==> flow/design.v <==
module color_proc
  # (parameter
      c_img_cols    = 160,  
      c_img_rows    = 120,  
      c_img_pxls    = c_img_cols * c_img_rows,
      c_nb_img_pxls = $clog2(c_img_pxls),  
      c_nb_cols     = $clog2(c_img_cols),
      c_nb_rows     = $clog2(c_img_rows),
      c_outframe_cols = 16,  
      c_outframe_rows = 8,   
      c_inframe_cols = c_img_cols-2*c_outframe_cols,  
      c_inframe_rows = c_img_rows-2*c_outframe_rows,  
      c_inframe_pxls = c_inframe_cols * c_inframe_rows,  
      c_nb_inframe_pxls = $clog2(c_inframe_pxls),  
      c_nb_inframe_cols = $clog2(c_inframe_cols),  
      c_hist_bins = 8,  
      c_nb_hist_bins = 3,  
      c_nb_hist_val = 11,  
      c_min_colorpixels = 128,   
    c_nb_buf_red   =  4,   
    c_nb_buf_green =  4,   
    c_nb_buf_blue  =  4,   
    c_nb_buf       =   c_nb_buf_red + c_nb_buf_green + c_nb_buf_blue
  )
  (
    input        rst,        
    input        clk,        
    input [2:0] rgbfilter,  
    input        new_frame_i,  
    input  [c_nb_buf-1:0]      orig_pxl,   
    output [c_nb_img_pxls-1:0] orig_addr,  
    output                     proc_we,   
    output [c_nb_buf-1:0]      proc_pxl,  
    output [c_nb_img_pxls-1:0] proc_addr,  
    output reg   new_frame_proc_o,  
    output reg [c_nb_inframe_pxls-1:0] colorpxls_o,
    output [c_nb_hist_val-1:0] colorpxls_bin0,
    output [c_nb_hist_val-1:0] colorpxls_bin1,
    output [c_nb_hist_val-1:0] colorpxls_bin2,
    output [c_nb_hist_val-1:0] colorpxls_bin3,
    output [c_nb_hist_val-1:0] colorpxls_bin4,
    output [c_nb_hist_val-1:0] colorpxls_bin5,
    output [c_nb_hist_val-1:0] colorpxls_bin6,
    output [c_nb_hist_val-1:0] colorpxls_bin7,
    output reg [c_nb_inframe_pxls-2:0] colorpxls_left_o,
    output reg [c_nb_inframe_pxls-2:0] colorpxls_rght_o,
    output reg [c_nb_inframe_pxls-2:0] colorpxls_bin012_o,
    output reg [c_nb_inframe_pxls-2:0] colorpxls_bin567_o,  
    output reg [c_nb_inframe_pxls-2:0] colorpxls_bin01_o,
    output reg [c_nb_inframe_pxls-2:0] colorpxls_bin67_o  
  );
  localparam c_msb_red = c_nb_buf-1;
  localparam c_msb_blu = c_nb_buf_blue-1;
  localparam c_msb_grn = c_msb_blu + c_nb_buf_green;
  reg [c_nb_img_pxls-1:0]  cnt_pxl;
  reg [c_nb_img_pxls-1:0]  cnt_pxl_proc;
  reg [c_nb_img_pxls-1:0]  cnt_pxl_proc_rg;  
  wire end_pxl_cnt;
  wire end_ln;
  wire inner_frame;  
  reg  inner_frame_rg;  
  wire [c_nb_buf_red-1:0]   red;
  wire [c_nb_buf_green-1:0] grn;
  wire [c_nb_buf_blue-1:0]  blu;
  wire [5:0] rgb222;
  reg    red_limit;
  reg    grn_limit;  
  reg    blu_limit;  
  reg    yel_limit;  
  reg    cya_limit;  
  reg    mag_limit;  
  reg    gra_limit;  
  reg    color_threshold;  
  wire    whi_limit;  
  wire red_gt_grn, red_gt_blu, grn_gt_blu;
  wire [c_nb_buf_red-1:0]  red_grn_absdif;
  wire [c_nb_buf_red-1:0]  red_blu_absdif;
  wire [c_nb_buf_green-1:0] grn_blu_absdif;
  localparam  [c_nb_buf_red-1:0] c_simil_limit = 2;  
  localparam  [c_nb_buf_red-1:0] c_vdif_limit = 7;  
  wire red_grn_simil, red_blu_simil, grn_blu_simil;
  wire red_grn_vdif, red_blu_vdif, grn_blu_vdif;
  localparam  C_BLACK_PXL = {c_nb_img_pxls{1'b0}};
  integer ind; 
  reg [c_nb_hist_val-1:0] histogram_tmp [c_hist_bins-1:0]; 
  reg [c_nb_hist_val-1:0] histogram     [c_hist_bins-1:0]; 
  reg [c_nb_inframe_pxls-1:0] colorpxls;
  reg [c_nb_inframe_pxls-2:0] colorpxls_left;
  reg [c_nb_inframe_pxls-2:0] colorpxls_rght;
  reg [c_nb_inframe_pxls-2:0] colorpxls_bin012;
  reg [c_nb_inframe_pxls-2:0] colorpxls_bin567;  
  reg [c_nb_inframe_pxls-2:0] colorpxls_bin01;
  reg [c_nb_inframe_pxls-2:0] colorpxls_bin67;  
  reg [c_nb_cols-1:0] col, col_rg;
  wire [c_nb_cols-1:0] col_inframe;
  wire [c_nb_hist_bins-1:0] hist_bin;
  reg  [c_nb_hist_bins-1:0] hist_bin_rg;  
  reg [c_nb_rows-1:0] row_num;
  reg       processing;  
  reg [c_nb_buf-1:0] orig_pxl_rg; 
  assign red = orig_pxl[c_msb_red:c_msb_grn+1];
  assign grn = orig_pxl[c_msb_grn:c_msb_blu+1];
  assign blu = orig_pxl[c_msb_blu:0];
  reg    proc_we_rg1, proc_we_rg2;
  always @ (posedge rst, posedge clk)
  begin
    if (rst) begin
      orig_pxl_rg     <= 0;
      inner_frame_rg  <= 1'b0;
      hist_bin_rg     <= 0;
      cnt_pxl_proc_rg <= 0;
      proc_we_rg2     <= 0;
    end
    else begin
      orig_pxl_rg    <= orig_pxl;
      inner_frame_rg <= inner_frame;
      hist_bin_rg    <= hist_bin;
      cnt_pxl_proc_rg <= cnt_pxl_proc;
      proc_we_rg2     <= proc_we_rg1;
    end
  end
  always @ (posedge rst, posedge clk)
  begin
    if (rst) begin
      cnt_pxl    <= 0;
      cnt_pxl_proc <= 0;
      processing <= 1'b0;    
      proc_we_rg1 <= 1'b0;    
    end
    else begin
      proc_we_rg1 <= processing;   
      if (processing) begin
        cnt_pxl_proc <= cnt_pxl;
        if (end_pxl_cnt) begin
          cnt_pxl <= 0;
          processing <= 1'b0;
        end
        else
          cnt_pxl <= cnt_pxl + 1'b1;
      end
      else begin  
        if (new_frame_i) begin
          processing <= 1'b1;
        end
      end
    end
  end
  assign end_pxl_cnt = (cnt_pxl == c_img_pxls-1) ? 1'b1 : 1'b0;
  assign orig_addr = cnt_pxl;
  assign proc_addr = cnt_pxl_proc_rg;
  assign end_ln = (col == c_img_cols-1)? 1'b1 : 1'b0;
  always @ (posedge clk, posedge rst) 
  begin
    if (rst) begin   
      row_num <=0;
    end 
    else begin
      if (processing) begin
        if (end_pxl_cnt) begin
          row_num <= 0;
        end
        else if (end_ln) begin
          row_num <= row_num +1'b1;
        end
      end
      else begin
        row_num <=0;
      end
    end 
  end
  always @ (posedge clk, posedge rst) 
  begin
    if (rst) begin   
      col <= 0;
    end 
    else begin
      if (processing) begin
        if (end_ln) begin
          col <= 0;
        end
        else begin
          col <= col +1'b1;
        end 
      end 
      else begin
        col <=0;
      end
    end
  end
  always @ (posedge clk, posedge rst)
  begin
    if (rst) begin
      col_rg <= 0;
    end
    else begin
      col_rg <= col;
    end
  end 
  assign inner_frame = (col_rg  >= c_outframe_cols  &&   
                        col_rg  <  c_img_cols-c_outframe_cols &&   
                        row_num >= c_outframe_rows &&    
                        row_num <  c_img_rows-c_outframe_rows)   
                     ? 1'b1 : 1'b0;
  assign rgb222 = {red[c_nb_buf_red-1:c_nb_buf_red-2],
                   grn[c_nb_buf_green-1:c_nb_buf_green-2],
                   blu[c_nb_buf_blue-1:c_nb_buf_blue-2]};
  assign red_gt_grn = (red > grn) ? 1'b1 : 1'b0;
  assign red_gt_blu = (red > blu) ? 1'b1 : 1'b0;
  assign grn_gt_blu = (grn > blu) ? 1'b1 : 1'b0;
  assign red_grn_absdif = red_gt_grn ? red - grn : grn - red;
  assign red_blu_absdif = red_gt_blu ? red - blu : blu - red;
  assign grn_blu_absdif = grn_gt_blu ? grn - blu : blu - grn;
  assign red_grn_simil = (red_grn_absdif <= c_simil_limit) ? 1'b1 : 1'b0;
  assign red_blu_simil = (red_blu_absdif <= c_simil_limit) ? 1'b1 : 1'b0;
  assign grn_blu_simil = (grn_blu_absdif <= c_simil_limit) ? 1'b1 : 1'b0;
  assign red_grn_vdif = (red_grn_absdif >= c_vdif_limit) ? 1'b1 : 1'b0;
  assign red_blu_vdif = (red_blu_absdif >= c_vdif_limit) ? 1'b1 : 1'b0;
  assign grn_blu_vdif = (grn_blu_absdif >= c_vdif_limit) ? 1'b1 : 1'b0;
  always @ (*)
  begin
    red_limit = 1'b0;
    grn_limit = 1'b0;
    blu_limit = 1'b0;
    yel_limit = 1'b0;
    cya_limit = 1'b0;
    mag_limit = 1'b0;
    gra_limit = 1'b0;
    if (red_gt_grn) begin               
      if (red_gt_blu) begin              
        if (grn_gt_blu) begin              
          if (red_grn_vdif) begin            
            red_limit = 1'b1;                 
          end
          else if (red_grn_simil) begin      
            if (red_blu_simil) begin         
              gra_limit = 1'b1;                 
            end
            else if (grn_blu_vdif) begin     
              yel_limit = 1'b1;                 
            end
          end
        end
        else begin                        
          if (red_blu_vdif) begin            
            red_limit = 1'b1;                 
          end
          else if (red_blu_simil) begin      
            if (red_grn_simil) begin         
              gra_limit = 1'b1;                 
            end
            else if (grn_blu_vdif) begin     
              mag_limit = 1'b1;                 
            end
          end
        end
      end
      else begin                          
        if (red_blu_vdif) begin             
          blu_limit = 1'b1;                   
        end
        else if (red_blu_simil) begin       
          if (grn_blu_simil) begin            
            gra_limit = 1'b1;                   
          end
          else if (red_grn_vdif) begin        
            mag_limit = 1'b1;                   
          end
        end
      end
    end
    else begin                          
      if (red_gt_blu) begin               
        if (red_grn_vdif) begin             
          grn_limit = 1'b1;                  
        end
        else if (red_grn_simil) begin     
          if (red_blu_vdif) begin          
            yel_limit = 1'b1;               
          end
          else if (grn_blu_simil) begin    
            gra_limit = 1'b1;                
          end
        end
      end
      else begin                          
        if (grn_gt_blu) begin               
          if (grn_blu_vdif) begin            
            grn_limit = 1'b1;                   
          end
          else if (grn_blu_simil) begin       
            if (red_blu_vdif) begin             
              cya_limit = 1'b1;                  
            end
            else if (red_grn_simil) begin       
              gra_limit = 1'b1;                   
            end
          end
        end
        else begin                        
          if (grn_blu_vdif) begin          
            blu_limit = 1'b1;                   
          end
          else if (grn_blu_simil) begin     
            if (red_blu_simil) begin         
              gra_limit = 1'b1;                   
            end
            else if (red_grn_vdif) begin     
              cya_limit = 1'b1;                  
            end
          end
        end
      end
    end
  end
  assign whi_limit = gra_limit &
                     red[c_nb_buf_red-1]   &
                     grn[c_nb_buf_green-1] &
                     blu[c_nb_buf_blue-1]  &
                     red[c_nb_buf_red-2]   &
                     grn[c_nb_buf_green-2] &
                     blu[c_nb_buf_blue-2];
  assign col_inframe = col_rg - c_outframe_cols;
  assign hist_bin = col_inframe[c_nb_inframe_cols-1:c_nb_inframe_cols-c_nb_hist_bins];   
  always @ (posedge clk, posedge rst) 
  begin
    if (rst) begin  
      for(ind=0;ind<c_hist_bins;ind=ind+1) begin
        histogram_tmp[ind] <=  0;  
      end
      colorpxls         <= 0;  
      colorpxls_left    <= 0;  
      colorpxls_rght    <= 0;  
      colorpxls_bin012 <= 0;
      colorpxls_bin567 <= 0; 
      colorpxls_bin01  <= 0; 
      colorpxls_bin67  <= 0; 
    end 
    else begin 
      if (end_pxl_cnt) begin
        for(ind=0;ind<c_hist_bins;ind=ind+1) begin
          histogram_tmp[ind]  <= 0;  
        end
        colorpxls         <= 0;  
        colorpxls_left    <= 0;  
        colorpxls_rght    <= 0;  
        colorpxls_bin012 <= 0;
        colorpxls_bin567 <= 0; 
        colorpxls_bin01  <= 0; 
        colorpxls_bin67  <= 0; 
      end
      else begin
        if (inner_frame_rg == 1'b1) begin
          if (color_threshold == 1'b1) begin  
            histogram_tmp[hist_bin_rg] <= histogram_tmp[hist_bin_rg] + 1'b1;
            colorpxls <= colorpxls + 1;
            case (hist_bin)
              3'd0: begin
                colorpxls_left   <= colorpxls_left   + 1'b1;  
                colorpxls_bin012 <= colorpxls_bin012 + 1'b1;  
                colorpxls_bin01  <= colorpxls_bin01  + 1'b1;  
              end
              3'd1: begin
                colorpxls_left   <= colorpxls_left   + 1'b1;  
                colorpxls_bin012 <= colorpxls_bin012 + 1'b1;  
                colorpxls_bin01  <= colorpxls_bin01  + 1'b1;  
              end
              3'd2: begin
                colorpxls_left   <= colorpxls_left   + 1'b1;  
                colorpxls_bin012 <= colorpxls_bin012 + 1'b1;  
              end
              3'd3: begin
                colorpxls_left   <= colorpxls_left + 1'b1;   
              end
              3'd4: begin
                colorpxls_rght   <= colorpxls_rght + 1'b1;   
              end
              3'd5: begin
                colorpxls_rght   <= colorpxls_rght  + 1'b1;   
                colorpxls_bin567 <= colorpxls_bin567 + 1'b1;  
              end
              3'd6: begin
                colorpxls_rght   <= colorpxls_rght   + 1'b1;  
                colorpxls_bin567 <= colorpxls_bin567 + 1'b1;  
                colorpxls_bin67  <= colorpxls_bin67  + 1'b1;  
              end
              3'd7: begin
                colorpxls_rght   <= colorpxls_rght   + 1'b1;  
                colorpxls_bin567 <= colorpxls_bin567 + 1'b1;  
                colorpxls_bin67  <= colorpxls_bin67  + 1'b1;  
              end
            endcase
          end
        end
      end
    end
  end
  always @ (posedge clk, posedge rst) 
  begin
    if (rst) begin
      new_frame_proc_o   <= 1'b0;
      for(ind=0;ind<c_hist_bins;ind=ind+1) begin
        histogram[ind] <= 0;  
      end     
      colorpxls_o        <= 0;
      colorpxls_left_o   <= 0;
      colorpxls_rght_o   <= 0;
      colorpxls_bin012_o <= 0;
      colorpxls_bin567_o <= 0;
      colorpxls_bin01_o  <= 0;
      colorpxls_bin67_o  <= 0;
    end
    else if (end_pxl_cnt) begin
      new_frame_proc_o   <= 1'b1;
      for(ind=0;ind<c_hist_bins;ind=ind+1) begin
        histogram[ind] <= histogram_tmp[ind];
      end   
      colorpxls_o        <= colorpxls;
      colorpxls_left_o   <= colorpxls_left;
      colorpxls_rght_o   <= colorpxls_rght;
      colorpxls_bin012_o <= colorpxls_bin012;
      colorpxls_bin567_o <= colorpxls_bin567;
      colorpxls_bin01_o  <= colorpxls_bin01;
      colorpxls_bin67_o  <= colorpxls_bin67;
    end
    else
      new_frame_proc_o  <= 1'b0;
  end
  assign colorpxls_bin0 = histogram[0];
  assign colorpxls_bin1 = histogram[1];
  assign colorpxls_bin2 = histogram[2];
  assign colorpxls_bin3 = histogram[3];
  assign colorpxls_bin4 = histogram[4];
  assign colorpxls_bin5 = histogram[5];
  assign colorpxls_bin6 = histogram[6];
  assign colorpxls_bin7 = histogram[7];
  assign proc_pxl = color_threshold ? orig_pxl_rg : C_BLACK_PXL;
  assign proc_we  = proc_we_rg2;
  always @ (posedge clk)  
  begin
    color_threshold <= 1'b1;
    case (rgbfilter)
      3'b000:  
        color_threshold <= 1'b1;
      3'b100: begin  
        color_threshold <= red_limit;
      end
      3'b010: begin  
        color_threshold <= grn_limit;
      end
      3'b001: begin  
        color_threshold <= blu_limit;
      end
      3'b110: begin  
        color_threshold <= yel_limit;
      end
      3'b101: begin  
        color_threshold <= mag_limit;
      end
      3'b011: begin  
        color_threshold <= cya_limit;
      end
      3'b111: begin  
        color_threshold <= whi_limit;
      end
    endcase
  end
endmodule
module centroid
  # (parameter
      c_img_cols    = 160,  
      c_img_rows    = 120,  
      c_img_pxls    = c_img_cols * c_img_rows,
      c_nb_img_pxls = $clog2(c_img_pxls),  
      c_nb_cols     = $clog2(c_img_cols),
      c_nb_rows     = $clog2(c_img_rows),
      c_inframe_cols = 128,  
      c_inframe_rows = 104,  
      c_inframe_pxls = c_inframe_cols * c_inframe_rows,  
      c_nb_inframe_pxls = $clog2(c_inframe_pxls),  
      c_hist_bins = 8,  
      c_nb_hist_bins = $clog2(c_hist_bins),  
      c_nb_hist_val = $clog2(c_inframe_rows *(c_inframe_cols/c_hist_bins)), 
      c_nb_centroid = 8,
      c_nb_prox  = 3,
      c_min_colorpxls = 128  
  )
  (
    input        rst,        
    input        clk,        
    input        new_frame_proc_i,  
    input [c_nb_inframe_pxls-1:0] colorpxls_i,
    input [c_nb_hist_val-1:0] colorpxls_bin0_i,
    input [c_nb_hist_val-1:0] colorpxls_bin7_i,
    input [c_nb_inframe_pxls-2:0] colorpxls_left_i,
    input [c_nb_inframe_pxls-2:0] colorpxls_rght_i,
    input [c_nb_inframe_pxls-2:0] colorpxls_bin012_i,  
    input [c_nb_inframe_pxls-2:0] colorpxls_bin567_i,  
    input [c_nb_inframe_pxls-2:0] colorpxls_bin01_i,  
    input [c_nb_inframe_pxls-2:0] colorpxls_bin67_i,  
    output reg [c_nb_centroid-1:0] centroid_o,
    output reg new_centroid_o,      
    output reg [c_nb_prox-1:0] proximity_o   
  );
  wire [c_nb_inframe_pxls-2:0] colorpxls_half;
  wire [c_nb_inframe_pxls-2:0] colorpxls_div;
  reg [c_nb_centroid-1:0] centroid_tmp;
  reg [c_nb_prox-1:0]     proximity_tmp;    
  wire left;
  wire [c_nb_inframe_pxls-2:0] absdif_lft_rght;
  assign left = (colorpxls_left_i > colorpxls_rght_i) ? 1'b1 : 1'b0;
  assign absdif_lft_rght = (left == 1'b1) ? (colorpxls_left_i - colorpxls_rght_i) :
                                            (colorpxls_rght_i - colorpxls_left_i);
  assign colorpxls_half = colorpxls_i[c_nb_inframe_pxls-1:1];
  assign colorpxls_div = {3'b0 , colorpxls_i[c_nb_inframe_pxls-1:4]};
  always @(*) 
  begin
    centroid_tmp = 0;  
    if (colorpxls_i <= c_min_colorpxls)  
      centroid_tmp = 0;
    else if (absdif_lft_rght < colorpxls_div)   
      centroid_tmp[4:3] = 2'b11;  
    else if (left) begin  
      if (colorpxls_bin0_i >= colorpxls_half) 
        centroid_tmp[0] = 1'b1;  
      else if (colorpxls_bin01_i >= colorpxls_half) 
        centroid_tmp[1] = 1'b1;  
      else if (colorpxls_bin012_i >= colorpxls_half) 
        centroid_tmp[2] = 1'b1;  
      else  
        centroid_tmp[3] = 1'b1;  
    end
    else begin  
      if (colorpxls_bin7_i >= colorpxls_half) 
        centroid_tmp[7] = 1'b1;  
      else if (colorpxls_bin67_i >= colorpxls_half) 
        centroid_tmp[6] = 1'b1;  
      else if (colorpxls_bin567_i >= colorpxls_half) 
        centroid_tmp[5] = 1'b1;  
      else  
        centroid_tmp[4] = 1'b1;  
    end
  end
  always @(*)
  begin
    if (colorpxls_i[c_nb_inframe_pxls-1] == 1'b1) begin  
        proximity_tmp = 3'd7; 
    end
    else if (colorpxls_i[c_nb_inframe_pxls-2] == 1'b1) begin  
      if (colorpxls_i[c_nb_inframe_pxls-3] == 1'b1) begin  
        proximity_tmp = 3'd7;   
      end
      else
        proximity_tmp = 3'd6;   
    end
    else if (colorpxls_i[c_nb_inframe_pxls-3] == 1'b1) begin  
      proximity_tmp = 3'd5;   
    end
    else if (colorpxls_i[c_nb_inframe_pxls-4] == 1'b1) begin  
      proximity_tmp = 3'd4;   
    end
    else if (colorpxls_i[c_nb_inframe_pxls-5] == 1'b1) begin  
      proximity_tmp = 3'd3;   
    end
    else if (colorpxls_i[c_nb_inframe_pxls-6] == 1'b1) begin  
      proximity_tmp = 3'd2;   
    end
    else if (colorpxls_i[c_nb_inframe_pxls-7] == 1'b1) begin  
      proximity_tmp = 3'd1;   
    end
    else
      proximity_tmp = 3'd0;   
  end
  always @ (posedge clk, posedge rst) 
  begin
    if (rst) begin
      new_centroid_o <= 1'b0;
      centroid_o <= 0; 
      proximity_o <= 0;
    end
    else begin
      new_centroid_o <= new_frame_proc_i;
      if (new_frame_proc_i == 1'b1) begin
        centroid_o <= centroid_tmp; 
        proximity_o <= proximity_tmp;
      end
    end
  end
endmodule
module color_centroid
  (
    input         clk,
    input         rst,           
    input  [2:0]  rgbfilter,     
    input         new_frame_i,   
    output [14:0] orig_addr,
    input  [11:0] orig_pxl,
    output        proc_we,
    output [14:0] proc_addr,
    output [11:0] proc_pxl,
    output [7:0]  centroid,
    output        new_centroid,
    output [2:0]  proximity
  );
  localparam c_img_cols      = 160;
  localparam c_img_rows      = 120;
  localparam c_img_pxls      = c_img_cols * c_img_rows;
  localparam c_nb_img_cols   = 8;
  localparam c_nb_img_rows   = 7;
  localparam c_nb_img_pxls   = 15;
  localparam c_outframe_cols = 16;
  localparam c_outframe_rows = 8;
  localparam c_inframe_cols  = c_img_cols-2*c_outframe_cols;  
  localparam c_inframe_rows  = c_img_rows-2*c_outframe_rows;  
  localparam c_inframe_pxls  = c_inframe_cols * c_inframe_rows;  
  localparam c_nb_inframe_pxls = 14;
  localparam c_hist_bins     = 8;
  localparam c_nb_hist_bins  = 3;
  localparam c_nb_hist_val   = 11;
  localparam c_nb_centroid   = 8;
  localparam c_nb_prox       = 3;
  localparam c_nb_buf_red    = 4;
  localparam c_nb_buf_green  = 4;
  localparam c_nb_buf_blue   = 4;
  localparam c_nb_buf        = 12;
  wire [c_nb_hist_val-1:0] colorpxls_bin0;
  wire [c_nb_hist_val-1:0] colorpxls_bin7;
  wire [c_nb_inframe_pxls-1:0] colorpxls;
  wire [c_nb_inframe_pxls-2:0] colorpxls_left;
  wire [c_nb_inframe_pxls-2:0] colorpxls_rght;
  wire [c_nb_inframe_pxls-2:0] colorpxls_bin012;
  wire [c_nb_inframe_pxls-2:0] colorpxls_bin567;
  wire [c_nb_inframe_pxls-2:0] colorpxls_bin01;
  wire [c_nb_inframe_pxls-2:0] colorpxls_bin67;
  wire new_frame_proc;
  color_proc
    #(
      .c_img_cols     (c_img_cols),
      .c_img_rows     (c_img_rows),
      .c_img_pxls     (c_img_pxls),
      .c_nb_cols      (c_nb_img_cols),
      .c_nb_rows      (c_nb_img_rows),
      .c_nb_img_pxls  (c_nb_img_pxls),
      .c_outframe_cols(c_outframe_cols),
      .c_outframe_rows(c_outframe_rows),
      .c_inframe_cols (c_inframe_cols),
      .c_inframe_rows (c_inframe_rows),
      .c_inframe_pxls (c_inframe_pxls),
      .c_hist_bins    (c_hist_bins),
      .c_nb_hist_val  (c_nb_hist_val),
      .c_nb_buf_red   (c_nb_buf_red),
      .c_nb_buf_green (c_nb_buf_green),
      .c_nb_buf_blue  (c_nb_buf_blue),
      .c_nb_buf       (c_nb_buf)
    )
    color_filter
    (
      .rst        (rst),
      .clk        (clk),
      .rgbfilter  (rgbfilter),
      .new_frame_i(new_frame_i),
      .orig_addr  (orig_addr),
      .orig_pxl   (orig_pxl),
      .proc_we    (proc_we),
      .proc_addr  (proc_addr),
      .proc_pxl   (proc_pxl),
      .new_frame_proc_o (new_frame_proc),
      .colorpxls_o    (colorpxls),
      .colorpxls_bin0 (colorpxls_bin0),
      .colorpxls_bin1 (),
      .colorpxls_bin2 (),
      .colorpxls_bin3 (),
      .colorpxls_bin4 (),
      .colorpxls_bin5 (),
      .colorpxls_bin6 (),
      .colorpxls_bin7 (colorpxls_bin7),
      .colorpxls_left_o   (colorpxls_left),
      .colorpxls_rght_o   (colorpxls_rght),
      .colorpxls_bin012_o (colorpxls_bin012),
      .colorpxls_bin567_o (colorpxls_bin567),
      .colorpxls_bin01_o  (colorpxls_bin01),
      .colorpxls_bin67_o  (colorpxls_bin67)
    );
  centroid
    #(
      .c_img_cols     (c_img_cols),
      .c_img_rows     (c_img_rows),
      .c_img_pxls     (c_img_pxls),
      .c_nb_cols      (c_nb_img_cols),
      .c_nb_rows      (c_nb_img_rows),
      .c_nb_img_pxls  (c_nb_img_pxls),
      .c_inframe_cols (c_inframe_cols),
      .c_inframe_rows (c_inframe_rows),
      .c_inframe_pxls (c_inframe_pxls),
      .c_hist_bins    (c_hist_bins),
      .c_nb_hist_bins (c_nb_hist_bins),
      .c_nb_hist_val  (c_nb_hist_val),
      .c_nb_centroid  (c_nb_centroid),
      .c_nb_prox      (c_nb_prox),
      .c_min_colorpxls(128)
    )
    centroid_calc
    (
      .rst              (rst),
      .clk              (clk),
      .new_frame_proc_i (new_frame_proc),
      .colorpxls_i      (colorpxls),
      .colorpxls_bin0_i (colorpxls_bin0),
      .colorpxls_bin7_i (colorpxls_bin7),
      .colorpxls_left_i  (colorpxls_left),
      .colorpxls_rght_i  (colorpxls_rght),
      .colorpxls_bin012_i(colorpxls_bin012),
      .colorpxls_bin567_i(colorpxls_bin567),
      .colorpxls_bin01_i (colorpxls_bin01),
      .colorpxls_bin67_i (colorpxls_bin67),
      .centroid_o     (centroid),
      .new_centroid_o (new_centroid),
      .proximity_o    (proximity)
    );
endmodule
# Reports on color_centroid
# Tool output for the design above, in the order of the flow.
# Line numbers count from 1 in the design file above.
# Cell names lack the library's common part.
# A cell with n/a has no value.
[design]
design = "color_centroid"
clk_port = "clk"
library = "sky130hd"
pvt_corner = "tt_025C_1v80"

# Word-level counts
# Counts by Yosys on the flattened word-level netlist (proc, flatten, opt, wreduce). Print and check cells are left out. Cells with the same type and inputs are merged into one.
[word_totals]
ff_bits = 395
output_inout_bits = 55
word_cells = 335
[classes]
n_addsub = 20
cmp = 22
n_eq = 24
muxes = 179
n_logic = 6
n_reduce_logical = 43
[op_table]
columns = ["operator", "n"]
rows = [
  ["2-to-1 mux 11 bit", 35],
  ["2-to-1 mux 13 bit", 25],
  ["parallel mux 11 bit (select 8 bit)", 1],
  ["2-to-1 mux 1 bit", 88],
  ["adder 13 x 1 -> 13 bit (second input constant)", 6],
  [">= comparator 13 bit", 4],
  ["AND reduction 3 bit", 14],
  ["2-to-1 mux 14 bit", 3],
  ["equality test 3 bit (second input constant)", 12],
  ["nonzero test 2 bit", 16],
  ["2-to-1 mux 3 bit", 10],
  [">= comparator 11 x 13 -> 1 bit", 2],
  ["subtractor 13 bit", 2],
  ["subtractor 4 bit", 6],
  ["2-to-1 mux 8 bit", 3],
  ["2-to-1 mux 7 bit", 3],
  ["2-to-1 mux 4 bit", 5],
  ["equality test 3 x 2 -> 1 bit (second input constant)", 6],
  ["adder 15 x 1 -> 15 bit (second input constant)", 1],
  ["equality test 15 bit (second input constant)", 1],
  ["2-to-1 mux 15 bit", 1],
  ["adder 14 x 1 -> 14 bit (second input constant)", 1],
  ["less-or-equal comparator 14 x 8 -> 1 bit (second input constant)", 1],
  ["less-than comparator 13 x 10 -> 1 bit", 1],
  ["greater-than comparator 13 bit", 1],
  ["less-or-equal comparator 4 x 2 -> 1 bit (second input constant)", 3],
  [">= comparator 4 x 3 -> 1 bit (second input constant)", 3],
  ["greater-than comparator 4 bit", 3],
]
# Other operator kinds: 21; their cells: 37.

# Longest topological paths
# Yosys ltp: most cells in a row. Word level: on the elaborated netlist, between registers, memories and ports. Mapped: between sequential cells and ports; inverters and the memories' decode and read muxes count.
[depth]
depth_word = 19
abc_area = 0
ltp_mapped = 23

# Netlist
# Source: synth_stat.txt of the flow (Yosys; design flattened, memories mapped). It holds for the ABC_AREA given above (unset counts as 0); a run with the other value may have another netlist.
# Totals and module areas in this step are rounded.
[mapped]
mapped_cells = 2155
synth_area_um2 = 21000
seqArea_um2 = 9880
flip_flops = 395
buffers = 79
[types]
columns = ["cell", "n", "area_total_um2"]
rows = [
  ["dfrtp_1", 394, 9.86E+03],
  ["ha_1", 147, 1.84E+03],
  ["nand2_1", 377, 1.42E+03],
  ["o21ai_0", 148, 740.71],
  ["mux2_2", 59, 664.387],
  ["xor2_1", 72, 630.605],
  ["nor2_1", 167, 626.851],
  ["a21oi_1", 108, 540.518],
  ["inv_1", 91, 341.578],
  ["nand3_1", 66, 330.317],
  ["xnor2_1", 34, 297.786],
  ["nand4_1", 40, 250.24],
  ["a21o_1", 30, 225.216],
  ["mux2i_1", 22, 220.211],
  ["and3_1", 32, 200.192],
  ["fa_1", 8, 160.154],
  ["clkbuf_1", 39, 146.39],
  ["buf_2", 29, 145.139],
]
# Other cell types: 75; their cells: 292.
# The figures by module come from a second, unflattened synthesis with its own total; it is not the netlist above.
[unflattened]
cells_unflattened = 2541
area_unflattened_um2 = 23900
# Rows give one instance, submodules left out.
[modules]
columns = ["module", "instances", "n_cells", "mod_area_um2"]
rows = [
  ["color_proc", 1, 2092, 20100],
  ["centroid", 1, 449, 3740],
  ["color_centroid", 1, 0, 0.0],
]

# Path before layout
# Path of least setup slack by OpenSTA after synthesis, without wires, with an ideal clock, recovery checks aside; 20% of the period is set as input and as output delay. Where synthesis merged equal registers, the netlist keeps one of their names.
[synth_path]
path_type = "input-to-reg"
start = "input orig_pxl[4]"
end = "register color_filter.color_threshold"
clock_period_ns = 10.0
in_delay_ns = 2.000
setup_ns = 0.060
t_first_pin_ns = 2.000
arrival_time_ns = 4.482
required_ns = 9.940
slack_ns = 5.458
delay_ns = 2.542
path_stages = 13
period_less_setup_slack_ns = 4.542
# "delay_ns" is the arrival time less input delay plus setup time.
# "path_stages" counts driving pins, that of a launching flip-flop among them; a cell with two outputs on the path counts twice.
# "period_less_setup_slack_ns" is the clock period less the worst setup slack; recovery checks do not enter. This is arithmetic on one report: input and output delays are still those of the set period (20% each).
# Between the ends stands the longest chain of elaborated cells between them, by number of cells; it is not shown to be the way that was timed. Of several equally long chains one is given.
# A line is the first line of the expression or statement that the cell stems from. Yosys adds cells for indexed reads and writes and turns some case tables into memories.
# A register here has more assigning lines than the two given.
[synth_between]
path_cell_list = "inv_1 -> ha_1 -> inv_1 -> fa_1 -> and3_4 -> o21ai_4 -> a211oi_1 -> or3_1 -> a31o_1 -> nor4b_2 -> o21ai_1 -> a2111oi_2 -> a311o_1"
elab_chain_cells = 19
[synth_lines]
columns = ["item", "line", "source"]
rows = [
  ["from (decl)", 596, "input  [11:0] orig_pxl,"],
  ["greater-than comparator 4 bit", 207, "assign red_gt_grn = (red > grn) ? 1'b1 : 1'b0;"],
  ["2-to-1 mux 1 bit", 207, ""],
  ["2-to-1 mux 4 bit", 210, "assign red_grn_absdif = red_gt_grn ? red - grn : grn - red;"],
  ["less-or-equal comparator 4 x 2 -> 1 bit", 213, "assign red_grn_simil = (red_grn_absdif <= c_simil_limit) ? 1'b1 : 1'b0;"],
  ["2-to-1 mux 1 bit", 213, ""],
  ["2-to-1 mux 1 bit", 294, "else if (red_grn_simil) begin"],
  ["2-to-1 mux 1 bit", 291, "if (red_blu_vdif) begin"],
  ["2-to-1 mux 1 bit", 290, "else if (grn_blu_simil) begin"],
  ["2-to-1 mux 1 bit", 287, "if (grn_blu_vdif) begin"],
  ["2-to-1 mux 1 bit", 286, "if (grn_gt_blu) begin"],
  ["2-to-1 mux 1 bit", 272, "if (red_gt_blu) begin"],
  ["2-to-1 mux 1 bit", 228, "if (red_gt_grn) begin"],
  ["bitwise AND 1 bit x6", 315, "assign whi_limit = gra_limit &"],
  ["parallel mux 1 bit (select 8 bit)", 441, "case (rgbfilter)"],
  ["to (assign)", 445, "color_threshold <= red_limit;"],
  ["to (assign)", 448, "color_threshold <= grn_limit;"],
  ["to (decl)", 73, "reg    color_threshold;"],
]

# Path in the finished layout
# From the final timing report of entry A: the path of least setup slack in the routed layout; clock arrival at registers is part of the times.
[layout_path]
path_type = "reg-to-reg"
start = "register color_filter.colorpxls_rght_o[8]"
end = "register centroid_calc.centroid_o[7]"
clock_period_ns = 3.12
setup_ns = 0.13
t_first_pin_ns = 0.56
arrival_time_ns = 4.29
required_ns = 3.55
slack_ns = -0.74
path_stages = 20
# Between the ends stands the longest chain of elaborated cells between them, by number of cells; it is not shown to be the way that was timed. Of several equally long chains one is given.
[layout_between]
path_cell_list = "dfrtp_1 -> inv_1 -> ha_1 -> nand4_2 -> or4_4 -> o21ai_4 -> or2_4 -> mux2_4 -> a21oi_2 -> o21ai_2 -> xor2_1 -> ha_2 -> a21o_1 -> a211oi_2 -> a21oi_1 -> nor3_1 -> o21bai_1 -> nor3b_2 -> o211a_4 -> o32ai_2"
elab_chain_cells = 6
[layout_lines]
columns = ["item", "line", "source"]
rows = [
  ["from (decl)", 46, "output reg [c_nb_inframe_pxls-2:0] colorpxls_rght_o,"],
  ["from (assign)", 406, "colorpxls_rght_o   <= 0;"],
  ["from (assign)", 419, "colorpxls_rght_o   <= colorpxls_rght;"],
  ["greater-than comparator 13 bit", 510, "assign left = (colorpxls_left_i > colorpxls_rght_i) ? 1'b1 : 1'b0;"],
  ["2-to-1 mux 1 bit", 510, ""],
  ["2-to-1 mux 13 bit", 511, "assign absdif_lft_rght = (left == 1'b1) ? (colorpxls_left_i - colorpxls_rght_i) :"],
  ["less-than comparator 13 x 10 -> 1 bit", 520, "else if (absdif_lft_rght < colorpxls_div)"],
  ["2-to-1 mux 3 bit", 520, ""],
  ["2-to-1 mux 8 bit", 518, "if (colorpxls_i <= c_min_colorpxls)"],
  ["to (assign)", 577, "centroid_o <= 0;"],
  ["to (assign)", 583, "centroid_o <= centroid_tmp;"],
  ["to (decl)", 500, "output reg [c_nb_centroid-1:0] centroid_o,"],
]

# Flow measurements of color_centroid on sky130hd: 5 stored runs with different settings, listed in no order. Input and output delays are each 20% of the period that was set; the output load is 0.01 pF.
# "clock_period_reached_ns" = clock period - worst setup slack. The figure is calculated, with input and output delays left at 20% of the set period.
# "worst_path_time_ns" means the part of the period allowed to the worst setup path (the constraints hold back 20% at inputs and 20% at outputs) less its slack; where the path has registers, the arrival times of their clocks count too.
# "power_mw": no workload was simulated; the value follows from the tool's default switching activity.
# The measured numbers are rounded.

[[run]]
name = "entry A"
[run.settings]
CELL_PAD_IN_SITES_DETAIL_PLACEMENT = 1
CELL_PAD_IN_SITES_GLOBAL_PLACEMENT = 1
CORE_ASPECT_RATIO = 0.68
CORE_MARGIN = 5
CORE_UTILIZATION = 45
MIN_ROUTING_LAYER = "met1"
SETUP_SLACK_MARGIN = 0.16
SLEW_MARGIN = 40
period_ns = 3.12
CAP_MARGIN = 20
[run.results]
clock_period_reached_ns = 3.858
worstSetupSlack_ns = -0.738
synthArea_um2 = 21000
fin_hold_ws_ns = 0.341
power_mw = 13.5
finalUtil_pct = 55.9
dieArea_um2 = 51200
worst_path_time_ns = 3.86
worst_path_kind = "reg-to-reg"

[[run]]
name = "entry B"
[run.settings]
ABC_AREA = 1
CAP_MARGIN = 10
CORE_UTILIZATION = 54
CTS_CLUSTER_DIAMETER = 100
MAX_ROUTING_LAYER = "met4"
SETUP_SLACK_MARGIN = 2.98
SLEW_MARGIN = 25
period_ns = 10.0
CORE_MARGIN = 2
[run.results]
clock_period_reached_ns = 4.453
worstSetupSlack_ns = 5.55
synthArea_um2 = 21900
fin_hold_ws_ns = 0.359
power_mw = 3.31
finalUtil_pct = 61.4
dieArea_um2 = 42200
worst_path_time_ns = 2.45
worst_path_kind = "input-to-reg"

[[run]]
name = "entry C"
[run.settings]
CAP_MARGIN = 10
CORE_UTILIZATION = 54
CTS_CLUSTER_DIAMETER = 100
SLEW_MARGIN = 25
period_ns = 10.0
CORE_MARGIN = 2
[run.results]
clock_period_reached_ns = 5.122
worstSetupSlack_ns = 4.88
synthArea_um2 = 21000
fin_hold_ws_ns = 0.358
power_mw = 4.07
finalUtil_pct = 61.5
dieArea_um2 = 40500
worst_path_time_ns = 5.12
worst_path_kind = "reg-to-reg"

[[run]]
name = "entry D"
[run.settings]
ABC_AREA = 1
CELL_PAD_IN_SITES_DETAIL_PLACEMENT = 1
CORE_MARGIN = 7
CORE_UTILIZATION = 16
CTS_CLUSTER_SIZE = 29
GPL_TIMING_DRIVEN = 0
HOLD_SLACK_MARGIN = 0.1
MAX_ROUTING_LAYER = "met4"
MIN_ROUTING_LAYER = "met2"
PLACE_DENSITY_LB_ADDON = 0.07
SLEW_MARGIN = 25
period_ns = 7.02
CAP_MARGIN = 20
[run.results]
clock_period_reached_ns = 4.324
worstSetupSlack_ns = 2.70
synthArea_um2 = 21900
fin_hold_ws_ns = 0.348
power_mw = 5.38
finalUtil_pct = 19.9
dieArea_um2 = 147000
worst_path_time_ns = 4.32
worst_path_kind = "reg-to-reg"

[[run]]
name = "entry E"
[run.settings]
CAP_MARGIN = 25
CELL_PAD_IN_SITES_DETAIL_PLACEMENT = 1
CELL_PAD_IN_SITES_GLOBAL_PLACEMENT = 0
CORE_ASPECT_RATIO = 0.68
CORE_MARGIN = 9
CORE_UTILIZATION = 57
CTS_CLUSTER_DIAMETER = 299
CTS_CLUSTER_SIZE = 84
MAX_ROUTING_LAYER = "met4"
MIN_ROUTING_LAYER = "met2"
SLEW_MARGIN = 30
TNS_END_PERCENT = 85
period_ns = 3.12
[run.results]
clock_period_reached_ns = 4.078
worstSetupSlack_ns = -0.958
synthArea_um2 = 21000
fin_hold_ws_ns = 0.289
power_mw = 10.6
finalUtil_pct = 67.9
dieArea_um2 = 44200
worst_path_time_ns = 4.08
worst_path_kind = "reg-to-reg"
